==> flow/design.v <==
`timescale 1ns / 1ps
module IDP_encoder_42(   
    input wire[29 - 1 : 0] datain,     
    input wire clock,
    output reg[41:0] codeout     
    );
    reg [3:0] code_reg;
    wire [41 - 4 : 0] code_wire;     
    reg [27 - 1 : 0] r_msb;    
    always @(datain) begin       
        if(datain < 102334155) begin   
            code_reg[3:0] = 4'b0000;
            r_msb = datain; 
        end
        else if( (datain >= 102334155) && (datain < 165580141) ) begin
            code_reg[3:0] = 4'b0001;
            r_msb = datain - 63245986; 
        end
        else if( (datain >= 165580141) && (datain < 267914296) ) begin
            code_reg[3:0] = 4'b1000;
            r_msb = datain - 165580141; 
        end
        else if( (datain >= 267914296) && (datain < (165580141 * 2)) ) begin
            code_reg[3:0] = 4'b1001;
            r_msb = datain - 63245986 - 165580141; 
        end
        else if( (datain >= (165580141 * 2)) && (datain < 433494437) ) begin
            code_reg[3:0] = 4'b0011;
            r_msb = datain - 63245986 - 267914296; 
        end
        else if( (datain >= 433494437) && (datain < (267914296 * 2)) ) begin
            code_reg[3:0] = 4'b1100;
            r_msb = datain - 267914296 - 165580141; 
        end
        else if( (datain >= (267914296 * 2)) && (datain < (267914296 * 2 + 63245986)) ) begin
            code_reg[3:0] = 4'b0110;
            r_msb = datain - (267914296 * 2); 
        end
        else if( (datain >= (267914296 * 2 + 63245986)) && (datain < 701408733) ) begin
            code_reg[3:0] = 4'b0111;
            r_msb = datain - (267914296 * 2) - 63245986; 
        end
        else if( (datain >= 701408733) && (datain < (701408733 + 63245986)) ) begin
            code_reg[3:0] = 4'b1110;
            r_msb = datain - (267914296 * 2) - 165580141; 
        end
        else begin
            code_reg[3:0] = 4'b1111;
            r_msb = datain - (267914296 * 2) - 165580141 - 63245986; 
        end
    end
    wire [26 - 1 : 0] r37;
    wire [26 - 1 : 0] r36;
    wire [25 - 1 : 0] r35;
    wire [24 - 1 : 0] r34;
    wire [24 - 1 : 0] r33;
    wire [23 - 1 : 0] r32;
    wire [22 - 1 : 0] r31;
    wire [22 - 1 : 0] r30;
    wire [21 - 1 : 0] r29;
    wire [20 - 1 : 0] r28;
    wire [19 - 1 : 0] r27;
    wire [19 - 1 : 0] r26;
    wire [18 - 1 : 0] r25;
    wire [17 - 1 : 0] r24;
    wire [17 - 1 : 0] r23;
    wire [16 - 1 : 0] r22;
    wire [15 - 1 : 0] r21;
    wire [15 - 1 : 0] r20;
    wire [14 - 1 : 0] r19;
    wire [13 - 1 : 0] r18;
    wire [13 - 1 : 0] r17;
    wire [12 - 1 : 0] r16;
    wire [11 - 1 : 0] r15;
    wire [10 - 1 : 0] r14;
    wire [10 - 1 : 0] r13;
    wire [9 - 1 : 0] r12;
    wire [8 - 1 : 0] r11;
    wire [8 - 1 : 0] r10;
    wire [7 - 1 : 0] r09;
    wire [6 - 1 : 0] r08;
    wire [6 - 1 : 0] r07;
    wire [5 - 1 : 0] r06;
    wire [4 - 1 : 0] r05;
    wire [3 - 1 : 0] r04;
    wire [3 - 1 : 0] r03;
    wire [2 - 1 : 0] r02;
    wire [1 - 1 : 0] r01;
    assign r37 = (code_wire[37] == 0) ? (r_msb) : (r_msb - 39088169);
    assign r36 = (code_wire[36] == 0) ? (r37) : (r37 - 24157817);
    assign r35 = (code_wire[35] == 0) ? (r36) : (r36 - 14930352);
    assign r34 = (code_wire[34] == 0) ? (r35) : (r35 - 9227465);
    assign r33 = (code_wire[33] == 0) ? (r34) : (r34 - 5702887);
    assign r32 = (code_wire[32] == 0) ? (r33) : (r33 - 3524578);
    assign r31 = (code_wire[31] == 0) ? (r32) : (r32 - 2178309);
    assign r30 = (code_wire[30] == 0) ? (r31) : (r31 - 1346269);
    assign r29 = (code_wire[29] == 0) ? (r30) : (r30 - 832040);
    assign r28 = (code_wire[28] == 0) ? (r29) : (r29 - 514229);
    assign r27 = (code_wire[27] == 0) ? (r28) : (r28 - 317811);
    assign r26 = (code_wire[26] == 0) ? (r27) : (r27 - 196418);
    assign r25 = (code_wire[25] == 0) ? (r26) : (r26 - 121393);
    assign r24 = (code_wire[24] == 0) ? (r25) : (r25 - 75025);
    assign r23 = (code_wire[23] == 0) ? (r24) : (r24 - 46368);
    assign r22 = (code_wire[22] == 0) ? (r23) : (r23 - 28657);
    assign r21 = (code_wire[21] == 0) ? (r22) : (r22 - 17711);
    assign r20 = (code_wire[20] == 0) ? (r21) : (r21 - 10946);
    assign r19 = (code_wire[19] == 0) ? (r20) : (r20 - 6765);
    assign r18 = (code_wire[18] == 0) ? (r19) : (r19 - 4181);
    assign r17 = (code_wire[17] == 0) ? (r18) : (r18 - 2584);
    assign r16 = (code_wire[16] == 0) ? (r17) : (r17 - 1597);
    assign r15 = (code_wire[15] == 0) ? (r16) : (r16 - 987);
    assign r14 = (code_wire[14] == 0) ? (r15) : (r15 - 610);
    assign r13 = (code_wire[13] == 0) ? (r14) : (r14 - 377);
    assign r12 = (code_wire[12] == 0) ? (r13) : (r13 - 233);
    assign r11 = (code_wire[11] == 0) ? (r12) : (r12 - 144);
    assign r10 = (code_wire[10] == 0) ? (r11) : (r11 - 89);
    assign r09 = (code_wire[09] == 0) ? (r10) : (r10 - 55);
    assign r08 = (code_wire[08] == 0) ? (r09) : (r09 - 34);
    assign r07 = (code_wire[07] == 0) ? (r08) : (r08 - 21);
    assign r06 = (code_wire[06] == 0) ? (r07) : (r07 - 13);
    assign r05 = (code_wire[05] == 0) ? (r06) : (r06 - 8);
    assign r04 = (code_wire[04] == 0) ? (r05) : (r05 - 5);
    assign r03 = (code_wire[03] == 0) ? (r04) : (r04 - 3);
    assign r02 = (code_wire[02] == 0) ? (r03) : (r03 - 2);
    assign r01 = (code_wire[01] == 0) ? (r02) : (r02 - 1);
    assign code_wire[37] = (r_msb < 39088169) ? (0) : ( (r_msb >= 63245986) ? (1) : (code_reg[0]) );
    assign code_wire[36] = (r37 < 24157817) ? (0) : ( (r37 >= 39088169) ? (1) : (code_wire[37]) );
    assign code_wire[35] = (r36 < 14930352) ? (0) : ( (r36 >= 24157817) ? (1) : (code_wire[36]) );
    assign code_wire[34] = (r35 < 9227465) ? (0) : ( (r35 >= 14930352) ? (1) : (code_wire[35]) );
    assign code_wire[33] = (r34 < 5702887) ? (0) : ( (r34 >= 9227465) ? (1) : (code_wire[34]) );
    assign code_wire[32] = (r33 < 3524578) ? (0) : ( (r33 >= 5702887) ? (1) : (code_wire[33]) );
    assign code_wire[31] = (r32 < 2178309) ? (0) : ( (r32 >= 3524578) ? (1) : (code_wire[32]) );
    assign code_wire[30] = (r31 < 1346269) ? (0) : ( (r31 >= 2178309) ? (1) : (code_wire[31]) );
    assign code_wire[29] = (r30 < 832040) ? (0) : ( (r30 >= 1346269) ? (1) : (code_wire[30]) );
    assign code_wire[28] = (r29 < 514229) ? (0) : ( (r29 >= 832040) ? (1) : (code_wire[29]) );
    assign code_wire[27] = (r28 < 317811) ? (0) : ( (r28 >= 514229) ? (1) : (code_wire[28]) );
    assign code_wire[26] = (r27 < 196418) ? (0) : ( (r27 >= 317811) ? (1) : (code_wire[27]) );
    assign code_wire[25] = (r26 < 121393) ? (0) : ( (r26 >= 196418) ? (1) : (code_wire[26]) );
    assign code_wire[24] = (r25 < 75025) ? (0) : ( (r25 >= 121393) ? (1) : (code_wire[25]) );
    assign code_wire[23] = (r24 < 46368) ? (0) : ( (r24 >= 75025) ? (1) : (code_wire[24]) );
    assign code_wire[22] = (r23 < 28657) ? (0) : ( (r23 >= 46368) ? (1) : (code_wire[23]) );
    assign code_wire[21] = (r22 < 17711) ? (0) : ( (r22 >= 28657) ? (1) : (code_wire[22]) );
    assign code_wire[20] = (r21 < 10946) ? (0) : ( (r21 >= 17711) ? (1) : (code_wire[21]) );
    assign code_wire[19] = (r20 < 6765) ? (0) : ( (r20 >= 10946) ? (1) : (code_wire[20]) );
    assign code_wire[18] = (r19 < 4181) ? (0) : ( (r19 >= 6765) ? (1) : (code_wire[19]) );
    assign code_wire[17] = (r18 < 2584) ? (0) : ( (r18 >= 4181) ? (1) : (code_wire[18]) );
    assign code_wire[16] = (r17 < 1597) ? (0) : ( (r17 >= 2584) ? (1) : (code_wire[17]) );
    assign code_wire[15] = (r16 < 987) ? (0) : ( (r16 >= 1597) ? (1) : (code_wire[16]) );
    assign code_wire[14] = (r15 < 610) ? (0) : ( (r15 >= 987) ? (1) : (code_wire[15]) );
    assign code_wire[13] = (r14 < 377) ? (0) : ( (r14 >= 610) ? (1) : (code_wire[14]) );
    assign code_wire[12] = (r13 < 233) ? (0) : ( (r13 >= 377) ? (1) : (code_wire[13]) );
    assign code_wire[11] = (r12 < 144) ? (0) : ( (r12 >= 233) ? (1) : (code_wire[12]) );
    assign code_wire[10] = (r11 < 89) ? (0) : ( (r11 >= 144) ? (1) : (code_wire[11]) );
    assign code_wire[9] = (r10 < 55) ? (0) : ( (r10 >= 89) ? (1) : (code_wire[10]) );
    assign code_wire[8] = (r09 < 34) ? (0) : ( (r09 >= 55) ? (1) : (code_wire[9]) );
    assign code_wire[7] = (r08 < 21) ? (0) : ( (r08 >= 34) ? (1) : (code_wire[8]) );
    assign code_wire[6] = (r07 < 13) ? (0) : ( (r07 >= 21) ? (1) : (code_wire[7]) );
    assign code_wire[5] = (r06 < 8) ? (0) : ( (r06 >= 13) ? (1) : (code_wire[6]) );
    assign code_wire[4] = (r05 < 5) ? (0) : ( (r05 >= 8) ? (1) : (code_wire[5]) );
    assign code_wire[3] = (r04 < 3) ? (0) : ( (r04 >= 5) ? (1) : (code_wire[4]) );
    assign code_wire[2] = (r03 < 2) ? (0) : ( (r03 >= 3) ? (1) : (code_wire[3]) );
    assign code_wire[1] = (r02 < 1) ? (0) : ( (r02 >= 2) ? (1) : (code_wire[2]) );
    assign code_wire[0] = r01;
    always @(posedge clock) begin
        codeout[41 - 4 : 0] <= code_wire;
        codeout[41 : 41 - 3] <= code_reg;
    end
endmodule
* Reports on IDP_encoder_42
What the tools print for IDP_encoder_42, step after step.
Line numbers count from 1 in the design file above.
The mark n/a stands for no value.
- Design top :: IDP_encoder_42
- Clock port :: clock
- Cell library :: sky130hd
- Timing corner :: tt_025C_1v80

* Word-level counts
Source: Yosys, flattened and elaborated, memories not mapped. Widths are those after wreduce; folded enables and synchronous resets count as part of the registers. Registers that Yosys merges into a memory's read port (data or address) are not register bits. Print and check cells do not count. Equal cells are merged and count once.
- Muxes and demuxes :: 129
- Reduce/logical cells :: 8
- Add/subtract/negate cells :: 47
- $lt $le $gt $ge :: 91
** Operators by type and width (number)
- 2-to-1 mux 27 bit :: 9
- subtractor 27 x 26 -> 27 bit (second input constant) :: 4
- < comparator 29 x 30 -> 1 bit (second input constant) :: 3
- greater-or-equal comparator 29 bit (second input constant) :: 3
- < comparator 29 bit (second input constant) :: 3
- subtractor 27 bit (second input constant) :: 3
- 2-to-1 mux 1 bit :: 77
- greater-or-equal comparator 29 x 30 -> 1 bit (second input constant) :: 2
- greater-or-equal comparator 29 x 28 -> 1 bit (second input constant) :: 2
- < comparator 29 x 28 -> 1 bit (second input constant) :: 2
- subtractor 27 x 25 -> 27 bit (second input constant) :: 2
- 2-to-1 mux 26 bit :: 2
- 2-to-1 mux 24 bit :: 2
- 2-to-1 mux 22 bit :: 2
- 2-to-1 mux 19 bit :: 2
- 2-to-1 mux 17 bit :: 2
- 2-to-1 mux 4 bit :: 8
- 2-to-1 mux 15 bit :: 2
- greater-or-equal comparator 29 x 27 -> 1 bit (second input constant) :: 1
- < comparator 29 x 27 -> 1 bit (second input constant) :: 1
- subtractor 27 x 20 -> 27 bit (second input constant) :: 1
- greater-or-equal comparator 27 x 26 -> 1 bit (second input constant) :: 1
- < comparator 27 x 26 -> 1 bit (second input constant) :: 1
- < comparator 26 x 24 -> 1 bit (second input constant) :: 1
- subtractor 26 x 25 -> 26 bit (second input constant) :: 1
- greater-or-equal comparator 26 x 25 -> 1 bit (second input constant) :: 1
- < comparator 26 x 25 -> 1 bit (second input constant) :: 1
- subtractor 26 bit (second input constant) :: 1
Not listed: further kinds 122, cells in them 135.
- Cells after elaboration :: 277
- Bits in registers :: 42

* Longest topological paths
Yosys ltp: most cells in a row. Word level: on the elaborated netlist, between registers, memories and ports. Mapped: between sequential cells and ports; inverters and the memories' decode and read muxes count.
- Depth after elaboration :: 160
- ABC_AREA :: 0
- Mapped depth :: 325
- Mapped depth without buffers :: 276

* Mapped cells and area
Yosys stat after the flow's synthesis: flattened, memories mapped to cells. It holds for the ABC_AREA given above (unset counts as 0); a run with the other value may have another netlist.
Totals and module areas in this step are rounded.
** Cell types (number)
- sky130_fd_sc_hd__xnor2_1 :: 457
- sky130_fd_sc_hd__nor2_1 :: 551
- sky130_fd_sc_hd__nand2_1 :: 467
- sky130_fd_sc_hd__a21oi_1 :: 330
- sky130_fd_sc_hd__xor2_1 :: 147
- sky130_fd_sc_hd__o21ai_0 :: 246
- sky130_fd_sc_hd__ha_1 :: 91
- sky130_fd_sc_hd__nor3_1 :: 222
- sky130_fd_sc_hd__nand3_1 :: 208
- sky130_fd_sc_hd__mux2i_1 :: 96
- sky130_fd_sc_hd__buf_6 :: 80
- sky130_fd_sc_hd__dfxtp_1 :: 42
- sky130_fd_sc_hd__a211oi_1 :: 106
- sky130_fd_sc_hd__o211ai_1 :: 105
- sky130_fd_sc_hd__a31oi_1 :: 119
- sky130_fd_sc_hd__inv_1 :: 186
- sky130_fd_sc_hd__nand4_1 :: 94
- sky130_fd_sc_hd__a21o_1 :: 76
Other cell types: 195; their cells: 2440.
- Chip area (Yosys) :: 43500 µm²
- Mapped flip-flops :: 42
- Sequential part of the area :: 841 µm²
- Buffer cells :: 311
- Cell count :: 6063

* Timing after synthesis
Path of least setup slack by OpenSTA after synthesis, without wires, with an ideal clock, recovery checks aside; 20% of the period is set as input and as output delay. Where synthesis merged equal registers, the netlist keeps one of their names.
- Path kind :: input to register
- Start :: in datain[2]
- End :: reg codeout[0]
- Setup slack :: -3300 ps
- Stages on the path :: 303
- Data required time :: 69878 ps
- Delay of the path :: 59300 ps
- Time at the first pin :: 14000 ps
- Clock period :: 70000 ps
- Arrival time :: 73178 ps
- Input delay :: 14000 ps
- Synthesis period reached :: 73300 ps
"delay of the path" = arrival - input delay + setup time.
"stages on the path": output pins that drive a net of the path, with the launching flip-flop's if there is one; two outputs of one cell count as two.
"synthesis period reached" is the clock period less the worst setup slack; recovery checks do not enter. This is arithmetic on one report: input and output delays are still those of the set period (20% each).
The rows between start and end are the longest chain of elaborated cells between them; the timing report does not say that the signal goes this way. Where chains are equally long, one stands for them.
Each line given opens the expression or statement behind the cell; cells for indexed reads and writes are added by Yosys, which also makes memories of some case tables.
- Cell sequence :: sky130_fd_sc_hd__buf_2 sky130_fd_sc_hd__inv_1 sky130_fd_sc_hd__ha_1 sky130_fd_sc_hd__buf_4 sky130_fd_sc_hd__xor2_1 sky130_fd_sc_hd__ha_1 sky130_fd_sc_hd__nand2b_1 sky130_fd_sc_hd__a221oi_1 sky130_fd_sc_hd__o21ai_1 sky130_fd_sc_hd__a21oi_1 sky130_fd_sc_hd__nor3_1 sky130_fd_sc_hd__o41a_1 sky130_fd_sc_hd__a41o_4 sky130_fd_sc_hd__or4_4 sky130_fd_sc_hd__o211ai_4 sky130_fd_sc_hd__a2111o_4 sky130_fd_sc_hd__a31oi_4 sky130_fd_sc_hd__a21oi_4 (+267 left out) sky130_fd_sc_hd__a21oi_1 sky130_fd_sc_hd__ha_1 sky130_fd_sc_hd__o32a_1 sky130_fd_sc_hd__o211ai_2 sky130_fd_sc_hd__buf_4 sky130_fd_sc_hd__mux2_2 sky130_fd_sc_hd__ha_1 sky130_fd_sc_hd__or2_1 sky130_fd_sc_hd__o211ai_2 sky130_fd_sc_hd__nand3_2 sky130_fd_sc_hd__mux2i_4 sky130_fd_sc_hd__inv_2 sky130_fd_sc_hd__ha_1 sky130_fd_sc_hd__inv_1 sky130_fd_sc_hd__a21oi_1 sky130_fd_sc_hd__a31oi_1 sky130_fd_sc_hd__o32ai_1 sky130_fd_sc_hd__a221o_1
- Length of the longest elaborated chain :: 160
- Elaborated cells on any way between the ends :: 275
- Classes of those cells :: add/sub (47); compare (91); mux (129); reduce/logical (8)
** Ends and longest elaborated chain, post-synthesis
- start: declaration :: RTL line 3 : input wire[29 - 1 : 0] datain,
- subtractor 27 bit :: RTL line 49 : r_msb = datain - (267914296 * 2) - 165580141 - 63245986;
- subtractor 27 x 26 -> 27 bit :: RTL line 49
- subtractor 27 bit :: RTL line 49
- 2-to-1 mux 27 bit :: RTL line 43 : else if( (datain >= 701408733) && (datain < (701408733 + 63245986)) ) begin
- 2-to-1 mux 27 bit :: RTL line 39 : else if( (datain >= (267914296 * 2 + 63245986)) && (datain < 701408733) ) begin
- 2-to-1 mux 27 bit :: RTL line 35 : else if( (datain >= (267914296 * 2)) && (datain < (267914296 * 2 + 63245986)) ) begin
- 2-to-1 mux 27 bit :: RTL line 31 : else if( (datain >= 433494437) && (datain < (267914296 * 2)) ) begin
- (+144 left out)
- 2-to-1 mux 3 bit :: RTL line 123 : assign r03 = (code_wire[03] == 0) ? (r04) : (r04 - 3);
- greater-or-equal comparator 3 x 2 -> 1 bit :: RTL line 161 : assign code_wire[2] = (r03 < 2) ? (0) : ( (r03 >= 3) ? (1) : (code_wire[3]) );
- 2-to-1 mux 1 bit x2 :: RTL line 161
- 2-to-1 mux 2 bit :: RTL line 124 : assign r02 = (code_wire[02] == 0) ? (r03) : (r03 - 2);
- greater-or-equal comparator 2 bit :: RTL line 162 : assign code_wire[1] = (r02 < 1) ? (0) : ( (r02 >= 2) ? (1) : (code_wire[2]) );
- 2-to-1 mux 1 bit x2 :: RTL line 162
- 2-to-1 mux 1 bit :: RTL line 125 : assign r01 = (code_wire[01] == 0) ? (r02) : (r02 - 1);
- end: assignment :: RTL line 165 : codeout[41 - 4 : 0] <= code_wire;
- end: declaration :: RTL line 5 : output reg[41:0] codeout
Some nets on the timed path still bear RTL names; the line given drives or declares the net.
** Nets with RTL names, path post-synthesis
- code_wire[37] :: RTL line 126 : assign code_wire[37] = (r_msb < 39088169) ? (0) : ( (r_msb >= 63245986) ? (1) : (code_reg[0]) );
- code_wire[31] :: RTL line 132 : assign code_wire[31] = (r32 < 2178309) ? (0) : ( (r32 >= 3524578) ? (1) : (code_wire[32]) );
- code_wire[28] :: RTL line 135 : assign code_wire[28] = (r29 < 514229) ? (0) : ( (r29 >= 832040) ? (1) : (code_wire[29]) );
- code_wire[25] :: RTL line 138 : assign code_wire[25] = (r26 < 121393) ? (0) : ( (r26 >= 196418) ? (1) : (code_wire[26]) );
- code_wire[24] :: RTL line 139 : assign code_wire[24] = (r25 < 75025) ? (0) : ( (r25 >= 121393) ? (1) : (code_wire[25]) );

* Worst path after layout
From the final timing report of record 1: the path of least setup slack in the routed layout; clock arrival at registers is part of the times.
The report prints the path's times to 10 ps; the period is as set.
- Path kind :: input to register
- Start :: in datain[7]
- End :: reg codeout[1]
- Stages on the path :: 301
- Time at the first pin :: 8620 ps
- Setup slack :: -20290 ps
- Data required time :: 43410 ps
- Clock period :: 43100 ps
- Input delay :: 8620 ps
- Arrival time :: 63700 ps
The rows between start and end are the longest chain of elaborated cells between them; the timing report does not say that the signal goes this way. Where chains are equally long, one stands for them.
- Cell sequence :: sky130_fd_sc_hd__buf_6 sky130_fd_sc_hd__buf_6 sky130_fd_sc_hd__buf_6 sky130_fd_sc_hd__nand2_2 sky130_fd_sc_hd__nor4_2 sky130_fd_sc_hd__nor2_1 sky130_fd_sc_hd__o21ai_4 sky130_fd_sc_hd__buf_12 sky130_fd_sc_hd__nor2_4 sky130_fd_sc_hd__buf_6 sky130_fd_sc_hd__clkbuf_8 sky130_fd_sc_hd__a31oi_4 sky130_fd_sc_hd__nand4_1 sky130_fd_sc_hd__a221oi_4 sky130_fd_sc_hd__nor2_4 sky130_fd_sc_hd__o311ai_4 sky130_fd_sc_hd__nand4_1 sky130_fd_sc_hd__a31o_2 (+265 left out) sky130_fd_sc_hd__o32a_1 sky130_fd_sc_hd__o211ai_4 sky130_fd_sc_hd__buf_8 sky130_fd_sc_hd__mux2_4 sky130_fd_sc_hd__ha_4 sky130_fd_sc_hd__or2_4 sky130_fd_sc_hd__o211ai_4 sky130_fd_sc_hd__nand3_4 sky130_fd_sc_hd__mux2i_4 sky130_fd_sc_hd__inv_2 sky130_fd_sc_hd__ha_4 sky130_fd_sc_hd__inv_2 sky130_fd_sc_hd__a21oi_2 sky130_fd_sc_hd__a31oi_4 sky130_fd_sc_hd__buf_6 sky130_fd_sc_hd__nand2_1 sky130_fd_sc_hd__o32ai_2 sky130_fd_sc_hd__a21oi_1
- Length of the longest elaborated chain :: 159
- Elaborated cells on any way between the ends :: 273
- Classes of those cells :: add/sub (46); compare (91); mux (128); reduce/logical (8)
** Ends and longest elaborated chain, after layout
- start: declaration :: RTL line 3 : input wire[29 - 1 : 0] datain,
- subtractor 27 bit :: RTL line 49 : r_msb = datain - (267914296 * 2) - 165580141 - 63245986;
- subtractor 27 x 26 -> 27 bit :: RTL line 49
- subtractor 27 bit :: RTL line 49
- 2-to-1 mux 27 bit :: RTL line 43 : else if( (datain >= 701408733) && (datain < (701408733 + 63245986)) ) begin
- 2-to-1 mux 27 bit :: RTL line 39 : else if( (datain >= (267914296 * 2 + 63245986)) && (datain < 701408733) ) begin
- 2-to-1 mux 27 bit :: RTL line 35 : else if( (datain >= (267914296 * 2)) && (datain < (267914296 * 2 + 63245986)) ) begin
- 2-to-1 mux 27 bit :: RTL line 31 : else if( (datain >= 433494437) && (datain < (267914296 * 2)) ) begin
- (+142 left out)
- 2-to-1 mux 1 bit x2 :: RTL line 160 : assign code_wire[3] = (r04 < 3) ? (0) : ( (r04 >= 5) ? (1) : (code_wire[4]) );
- 2-to-1 mux 3 bit :: RTL line 123 : assign r03 = (code_wire[03] == 0) ? (r04) : (r04 - 3);
- greater-or-equal comparator 3 x 2 -> 1 bit :: RTL line 161 : assign code_wire[2] = (r03 < 2) ? (0) : ( (r03 >= 3) ? (1) : (code_wire[3]) );
- 2-to-1 mux 1 bit x2 :: RTL line 161
- 2-to-1 mux 2 bit :: RTL line 124 : assign r02 = (code_wire[02] == 0) ? (r03) : (r03 - 2);
- greater-or-equal comparator 2 bit :: RTL line 162 : assign code_wire[1] = (r02 < 1) ? (0) : ( (r02 >= 2) ? (1) : (code_wire[2]) );
- 2-to-1 mux 1 bit x2 :: RTL line 162
- end: assignment :: RTL line 165 : codeout[41 - 4 : 0] <= code_wire;
- end: declaration :: RTL line 5 : output reg[41:0] codeout
Some nets on the timed path still bear RTL names; the line given drives or declares the net.
** Nets with RTL names, path after layout
- code_wire[37] :: RTL line 126 : assign code_wire[37] = (r_msb < 39088169) ? (0) : ( (r_msb >= 63245986) ? (1) : (code_reg[0]) );
- code_wire[33] :: RTL line 130 : assign code_wire[33] = (r34 < 5702887) ? (0) : ( (r34 >= 9227465) ? (1) : (code_wire[34]) );
- code_wire[19] :: RTL line 144 : assign code_wire[19] = (r20 < 6765) ? (0) : ( (r20 >= 10946) ? (1) : (code_wire[20]) );
- code_wire[15] :: RTL line 148 : assign code_wire[15] = (r16 < 987) ? (0) : ( (r16 >= 1597) ? (1) : (code_wire[16]) );
- code_wire[14] :: RTL line 149 : assign code_wire[14] = (r15 < 610) ? (0) : ( (r15 >= 987) ? (1) : (code_wire[15]) );

Subject: flow runs of IDP_encoder_42

Hi,

Flow measurements of IDP_encoder_42 on sky130hd: 3 stored runs with different settings, listed in no order. Input and output delays are each 20% of the period that was set; the output load is 0.01 pF.
"clock period achieved" is the run's clock period less its worst setup slack. It is reckoned from that one timing run; input and output delays stay at 20% of the period that was set.
Results are given in rounded form.

* Record 1
** Files
==> flow/run.sh <==
#!/bin/bash
# the make line also repeats the synthesis and layout settings of config.mk as NAME=value (left out here)
make -C /OpenROAD-flow-scripts/flow DESIGN_CONFIG=/design/flow/config.mk WORK_HOME=/design/flow/orfs CLKGATE_MAP_FILE= finish
==> flow/config.mk <==
export PLATFORM = sky130hd
export DESIGN_NAME = IDP_encoder_42
export DESIGN_NICKNAME = IDP_encoder_42
export VERILOG_FILES = /design/flow/design.v
export SDC_FILE = /design/flow/constraint.sdc
export NUM_CORES = 4
export LEC_CHECK = 0
export ABC_AREA = 0
export CAP_MARGIN = 0
export CELL_PAD_IN_SITES_GLOBAL_PLACEMENT = 3
export CORE_MARGIN = 6
export CORE_UTILIZATION = 19
export CTS_CLUSTER_DIAMETER = 60
export CTS_CLUSTER_SIZE = 10
export GPL_ROUTABILITY_DRIVEN = 1
export GPL_TIMING_DRIVEN = 0
export HOLD_SLACK_MARGIN = -0.02
export MAX_ROUTING_LAYER = met4
export MIN_ROUTING_LAYER = met2
export SLEW_MARGIN = 25
export TNS_END_PERCENT = 30
==> flow/constraint.sdc <==
create_clock -name core_clock -period 43.1 [get_ports {clock}]
set_input_delay 8.6200 -clock core_clock [delete_from_list [all_inputs] [get_ports {clock}]]
set_output_delay 8.6200 -clock core_clock [all_outputs]
set_load 0.01 [all_outputs]
** Results
- Die outline area :: 240000 µm²
- Standard-cell area after routing :: 61700 µm²
- Synthesized cell area :: 43500 µm²
- Setup slack of the worst path :: -20300 ps
- Clock period achieved :: 63392 ps
- Post-route utilization :: 0.271
- Worst hold slack after layout :: 9270 ps

* Record 2
** Files
==> flow/run.sh <==
#!/bin/bash
# the make line also repeats the synthesis and layout settings of config.mk as NAME=value (left out here)
make -C /OpenROAD-flow-scripts/flow DESIGN_CONFIG=/design/flow/config.mk WORK_HOME=/design/flow/orfs CLKGATE_MAP_FILE= finish
==> flow/config.mk <==
export PLATFORM = sky130hd
export DESIGN_NAME = IDP_encoder_42
export DESIGN_NICKNAME = IDP_encoder_42
export VERILOG_FILES = /design/flow/design.v
export SDC_FILE = /design/flow/constraint.sdc
export NUM_CORES = 4
export LEC_CHECK = 0
export ABC_AREA = 0
export CAP_MARGIN = 25
export CELL_PAD_IN_SITES_DETAIL_PLACEMENT = 1
export CORE_MARGIN = 2
export CORE_UTILIZATION = 69
export CTS_CLUSTER_DIAMETER = 311
export CTS_CLUSTER_SIZE = 10
export MIN_ROUTING_LAYER = met1
export PLACE_DENSITY_LB_ADDON = 0.11
export SETUP_SLACK_MARGIN = 5.0
export SLEW_MARGIN = 25
export TNS_END_PERCENT = 15
==> flow/constraint.sdc <==
create_clock -name core_clock -period 69.9 [get_ports {clock}]
set_input_delay 13.9800 -clock core_clock [delete_from_list [all_inputs] [get_ports {clock}]]
set_output_delay 13.9800 -clock core_clock [all_outputs]
set_load 0.01 [all_outputs]
** Results
Unfinished; error DPL-0033 in placement.

* Record 3
** Files
==> flow/run.sh <==
#!/bin/bash
# the make line also repeats the synthesis and layout settings of config.mk as NAME=value (left out here)
make -C /OpenROAD-flow-scripts/flow DESIGN_CONFIG=/design/flow/config.mk WORK_HOME=/design/flow/orfs CLKGATE_MAP_FILE= finish
==> flow/config.mk <==
export PLATFORM = sky130hd
export DESIGN_NAME = IDP_encoder_42
export DESIGN_NICKNAME = IDP_encoder_42
export VERILOG_FILES = /design/flow/design.v
export SDC_FILE = /design/flow/constraint.sdc
export NUM_CORES = 4
export LEC_CHECK = 0
export CAP_MARGIN = 20
export CORE_MARGIN = 2
export CORE_UTILIZATION = 40
export CTS_CLUSTER_DIAMETER = 60
export CTS_CLUSTER_SIZE = 10
export SLEW_MARGIN = 20
==> flow/constraint.sdc <==
create_clock -name core_clock -period 91.7 [get_ports {clock}]
set_input_delay 18.3400 -clock core_clock [delete_from_list [all_inputs] [get_ports {clock}]]
set_output_delay 18.3400 -clock core_clock [all_outputs]
set_load 0.01 [all_outputs]
** Results
- Synthesized cell area :: 43500 µm²
- Post-route utilization :: 0.415
- Die outline area :: 111000 µm²
- Worst hold slack after layout :: 19500 ps
- Setup slack of the worst path :: 5140 ps
- Clock period achieved :: 86561 ps
- Standard-cell area after routing :: 44600 µm²

Regards
